==> flow/design.v <==
module mul(
    input         mul_clk,
    input         resetn,
    input         mul_signed,
    input  [31:0] x,
    input  [31:0] y,
    input         de_to_ex_valid,
    input         ex_allowin,
    output [63:0] result
);
    wire [16:0] booth_c;                              
    wire [63:0] booth_part_prod [16:0];               
    wire [16:0] part_prod [63:0];                     
    wire [63:0] x_mul = {{32{x[31]&mul_signed}}, x}; 
    wire [33:0] y_mul = {{ 2{y[31]&mul_signed}}, y};
    genvar j;
    generate
    for(j = 0; j < 17; j = j + 1) begin : booth
        if(j == 0) begin
          booth_2b booth_0(
                            .Y({y_mul[1:0], 1'b0}), 
                            .X(x_mul             ),
                            .P(booth_part_prod[0]), 
                            .C(booth_c[0]        )
                          );
        end else begin
          booth_2b booth(
                            .Y(y_mul[2*j+1:2*j-1]), 
                            .X(x_mul<<(2*j)      ), 
                            .P(booth_part_prod[j]), 
                            .C(booth_c[j]        )
                        );
        end
    end
    endgenerate
    genvar k;
    generate
    for(k = 0; k < 64; k = k + 1)
        begin: switch
            assign part_prod[k] = {
                                        booth_part_prod[16][k],
                                        booth_part_prod[15][k], 
                                        booth_part_prod[14][k], 
                                        booth_part_prod[13][k], 
                                        booth_part_prod[12][k], 
                                        booth_part_prod[11][k], 
                                        booth_part_prod[10][k], 
                                        booth_part_prod[ 9][k], 
                                        booth_part_prod[ 8][k], 
                                        booth_part_prod[ 7][k], 
                                        booth_part_prod[ 6][k], 
                                        booth_part_prod[ 5][k], 
                                        booth_part_prod[ 4][k], 
                                        booth_part_prod[ 3][k], 
                                        booth_part_prod[ 2][k], 
                                        booth_part_prod[ 1][k], 
                                        booth_part_prod[ 0][k]
                                  };
        end
    endgenerate
    reg  [16:0] booth_c_r;               
    reg  [16:0] part_prod_r[63:0];       
    wire [13:0] c[63:0];                 
    wire [63:0] add_src1, add_src2;      
    always @(posedge mul_clk)
    begin
        if(de_to_ex_valid & ex_allowin) begin
                booth_c_r <= booth_c;
        end
    end
    genvar m;
    generate
        for(m = 0; m < 64; m = m + 1) begin : part_prod_trans
            always @(posedge mul_clk)
            begin
                if(de_to_ex_valid & ex_allowin) begin
                    part_prod_r[m] <= part_prod[m];
                end
            end
        end
    endgenerate
    assign c[0] = booth_c_r[13:0];
    assign add_src2[0] = booth_c_r[14];
    genvar i;
    generate
    for(i = 0; i < 64; i = i + 1) 
    begin: wallace
        if(i < 63) begin
            wallace_16 wallace(
                                    .cin    (c[i]          ), 
                                    .data_in(part_prod_r[i]), 
                                    .cout   (c[i+1]        ), 
                                    .C      (add_src2[i+1] ), 
                                    .S      (add_src1[i]   )
                               );
        end else begin
            wallace_16 wallace_63(
                                    .cin    (c[63]          ),
                                    .data_in(part_prod_r[63]), 
                                    .S      (add_src1[63]   )
                                 );
        end
    end
    endgenerate
    assign result = add_src1 + add_src2 + booth_c_r[15] + booth_c_r[16];
endmodule
module booth_2b(
    input [2:0] Y,
    input [63:0] X,
    output [63:0] P,
    output C
);
    assign P = Y==3'b001 ? X      :
               Y==3'b010 ? X      :
               Y==3'b011 ? X<<1   :
               Y==3'b100 ? ~(X<<1):
               Y==3'b101 ? ~X     :
               Y==3'b110 ? ~X     :
                           68'd0;
    assign C = Y==3'b100 || Y==3'b101 || Y==3'b110;
endmodule
module wallace_16(
    input  [13:0] cin,
    input  [16:0] data_in,
    output [13:0] cout,
    output        C,
    output        S
);
    wire B1_2, A1_2, C1_3, B1_3, A1_3, A2_0, C2_1, B2_1, A2_1, B3_1, A3_1, A4_0, B4_0, A5_0;
    function [1:0] Add_1;
        input A, B, CIN;
        begin
          Add_1 = A + B + CIN;
        end
    endfunction
    assign {cout[ 0], B1_2} = Add_1(data_in[ 4], data_in[ 3], data_in[ 2]),
           {cout[ 1], A1_2} = Add_1(data_in[ 7], data_in[ 6], data_in[ 5]),
           {cout[ 2], C1_3} = Add_1(data_in[10], data_in[ 9], data_in[ 8]),
           {cout[ 3], B1_3} = Add_1(data_in[13], data_in[12], data_in[11]),
           {cout[ 4], A1_3} = Add_1(data_in[16], data_in[15], data_in[14]),
           {cout[ 5], A2_0} = Add_1(    cin[ 2],     cin[ 1],     cin[ 0]),
           {cout[ 6], C2_1} = Add_1(data_in[ 0],     cin[ 4],     cin[ 3]),
           {cout[ 7], B2_1} = Add_1(       A1_2,        B1_2, data_in[ 1]),
           {cout[ 8], A2_1} = Add_1(       A1_3,        B1_3,        C1_3),
           {cout[ 9], B3_1} = Add_1(       A2_0,     cin[ 6],     cin[ 5]),
           {cout[10], A3_1} = Add_1(       A2_1,        B2_1,        C2_1),
           {cout[11], B4_0} = Add_1(    cin[ 9],     cin[ 8],     cin[ 7]),
           {cout[12], A4_0} = Add_1(       A3_1,        B3_1,     cin[10]),
           {cout[13], A5_0} = Add_1(       A4_0,        B4_0,     cin[11]),
           {C       , S   } = Add_1(       A5_0,     cin[13],     cin[12]);
endmodule
# Step by step through the tools: mul
# The steps from the RTL of mul to its reports follow in flow order.
# Lines are those of the file above, counted from 1.
# Library cell names are shortened.
# A cell with -- has no value.
# inputs
top_module,mul
clk_port,mul_clk
lib,sky130hd
lib_corner,tt_025C_1v80

# Elaborated design
# Yosys after proc, flatten, opt, wreduce and memory -nomap, before mapping. Print and check cells are not counted.
# op_classes
muxes,99
reduce_and_logical,49
n_addsub,1923
bitwise,37
n_eq,99
# op_table
cell,count
64-bit 2-to-1 mux,99
64-bit inverter,34
1-bit by 1-bit adder with 2-bit output,945
2-bit by 1-bit adder with 2-bit output,945
3-bit == test with constant B,48
64-bit by 1-bit adder with 64-bit output,2
3-bit by 2-bit == test with 1-bit output with constant B,32
64-bit adder,1
3-bit by 1-bit == test with 1-bit output with constant B,16
3-bit OR reduction,16
1-bit logical OR,33
1-bit adder,30
2-bit == test with constant B,2
1-bit bitwise AND,3
2-bit by 1-bit == test with 1-bit output with constant B,1
# bits
wordCells,2544
ff_bits,1105
out_inout_bits,64

# Longest topological paths
# Yosys ltp: most cells in a row. Word level: on the elaborated netlist, between registers, memories and ports. Mapped: between sequential cells and ports; inverters and the memories' decode and read muxes count.
# logic_depth
depth_word,15
abc_area,0
mapped_depth,23
ltp_nobuf,23

# Synthesis result
# Source: synth_stat.txt of the flow (Yosys; design flattened, memories mapped). It holds for the ABC_AREA given above (unset counts as 0); a run with the other value may have another netlist.
# by_type
cell_type,count,area_total_um2
edfxtp_1,609,1.83E+04
fa_1,770,1.54E+04
xor2_1,509,4.46E+03
a22oi_1,447,3.36E+03
inv_1,722,2.71E+03
o21ai_0,512,2.56E+03
ha_1,139,1.74E+03
clkbuf_1,345,1.29E+03
xnor2_1,71,621.846
a21oi_1,123,615.59
and2_1,64,400.384
nand2_1,106,397.882
nor2_1,95,356.592
a21o_1,42,315.302
buf_1,70,262.752
nand3_1,44,220.211
a221o_1,19,190.182
nor2b_1,22,137.632
# Not listed: further types 60, cells in them 249.
# mapped
stdcells,4958
buffers,429
area_um2,55259.2
seq_area_um2,18287.5
flip_flops,609
# The figures by module come from a second, unflattened synthesis with its own total; it is not the netlist above.
# hier_totals
cells_unflattened,9878
area_unflattened_um2,108146.2
# Each row is one instance without its submodules.
# by_module
module,n_cells,n_inst,mod_area_um2
booth_2b,236,17,2304.7
mul,1706,1,37736.2
wallace_16,65,64,488.0

# Worst setup path after synthesis
# OpenSTA on the mapped netlist: ideal clock, no wires. The path of least setup slack (recovery checks aside). Input and output delay are each 20% of the period. Register names are those of the netlist, which keeps one name where synthesis merged equal registers.
# synth_timing
kind,input-to-reg
from,input port ex_allowin
to,register booth_c_r[0]
t_first_pin_ps,2400
stages,1
tclk_ps,12000
t_required_ps,10948
arrival_ps,16053
delay_ps,14705
in_delay_ps,2400
setup_ps,1052
slack_ps,-5105
period_less_setup_slack_ps,17105
# "delay_ps" = arrival - input delay + setup time.
# "stages": output pins that drive a net of the path, with the launching flip-flop's if there is one; two outputs of one cell count as two.
# "period_less_setup_slack_ps" = period - worst setup slack (recovery checks aside). The figure is calculated, with input and output delays left at 20% of the set period.
# The rows between start and end are the longest chain of elaborated cells between them; the timing report does not say that the signal goes this way. Where chains are equally long, one stands for them.
# A line is the first line of the expression or statement that the cell stems from. Yosys adds cells for indexed reads and writes and turns some case tables into memories.
# synth_via
path_cell_list,and2_1
elab_chain_len,1
cells_between,1
classes_between,logic: 1
# synth_rtl
element,line_no,rtl
from (decl),8,"input         ex_allowin,"
1-bit bitwise AND,67,if(de_to_ex_valid & ex_allowin) begin
to (assign),68,booth_c_r <= booth_c;
to (decl),61,reg  [16:0] booth_c_r;

# Path in the finished layout
# Path of least setup slack in the final report of record 2 (OpenROAD, finished layout, wires in). Where an end is a register, its clock arrival counts in the times.
# The path's times are printed in steps of 10 ps; the period is the one set.
# layout_timing
kind,reg-to-output
from,register (no name shown)
to,output port result[58]
t_required_ps,9360
stages,23
t_first_pin_ps,620
arrival_ps,8840
slack_ps,520
out_delay_ps,2340
tclk_ps,11700
# layout_via
path_cell_list,edfxtp_1 -> fa_1 -> inv_1 -> fa_2 -> inv_1 -> fa_1 -> inv_1 -> fa_1 -> fa_1 -> inv_1 -> fa_1 -> ha_1 -> ha_1 -> nand4_1 -> or3_1 -> o32ai_1 -> o31ai_1 -> a21o_1 -> or3_4 -> a21oi_4 -> o22ai_1 -> xnor2_1 -> clkdlybuf4s50_1
# layout_rtl
element,line_no,rtl
to (decl),9,output [63:0] result
# Chain of elaborated cells between the ends: none given.

# Below are 5 stored runs of the flow (Yosys, OpenROAD; platform sky130hd) on mul, each with its settings and what was measured, unordered. Constraints: input delay and output delay 20% of the set period each, output load 0.01 pF.
# "worst_path_ps" means the part of the period allowed to the worst setup path (the constraints hold back 20% at inputs and 20% at outputs) less its slack; where the path has registers, the arrival times of their clocks count too.
# "worst_path_ps" is known to 10 ps.
# A setting shown as - is not set for that run.
# Among the results, - means that no value is shown for the run.
setting or result,record 1,record 2,record 3,record 4,record 5
ABC_AREA,0,-,-,1,-
CAP_MARGIN,40,20,20,20,20
CELL_PAD_IN_SITES_DETAIL_PLACEMENT,2,-,-,1,-
CELL_PAD_IN_SITES_GLOBAL_PLACEMENT,1,-,-,2,-
CORE_MARGIN,10,2,4,2,2
CORE_UTILIZATION,54,66,30,37,40
GPL_ROUTABILITY_DRIVEN,0,-,1,-,-
PLACE_DENSITY,0.66,-,0.92,-,-
SLEW_MARGIN,35,20,35,20,20
period_ns,9.37,11.7,6.58,17.7,11.7
GPL_TIMING_DRIVEN,-,-,1,-,-
SETUP_SLACK_MARGIN,-,-,-0.54,-0.38,-
TNS_END_PERCENT,-,-,90,-,-
CTS_CLUSTER_DIAMETER,-,-,-,47,-
CTS_CLUSTER_SIZE,-,-,-,62,-
PLACE_DENSITY_LB_ADDON,-,-,-,0.24,-
synth_area_um2,-,55259.2,55259.2,54303.3,55259.2
final_die_area_um2,-,86057.2,191126.0,149846.0,141135.0
stdcell_area_um2,-,59557.1,66772.8,60934.7,60593.1
utilization_pct,-,71.5,36.5,41.8,44.1
timing.setup.ws_ps,-,515,-2581,5449,344
setupTns_ps,-,0,-124912,0,0
final_hold_ws_ps,-,2203,1193,3533,2250
worst_path_ps,-,8840,7850,8710,9020
worstPathKind,-,reg-to-output,reg-to-output,reg-to-output,reg-to-output
# Record 1: no final report: clock tree synthesis broke off with DPL-0033
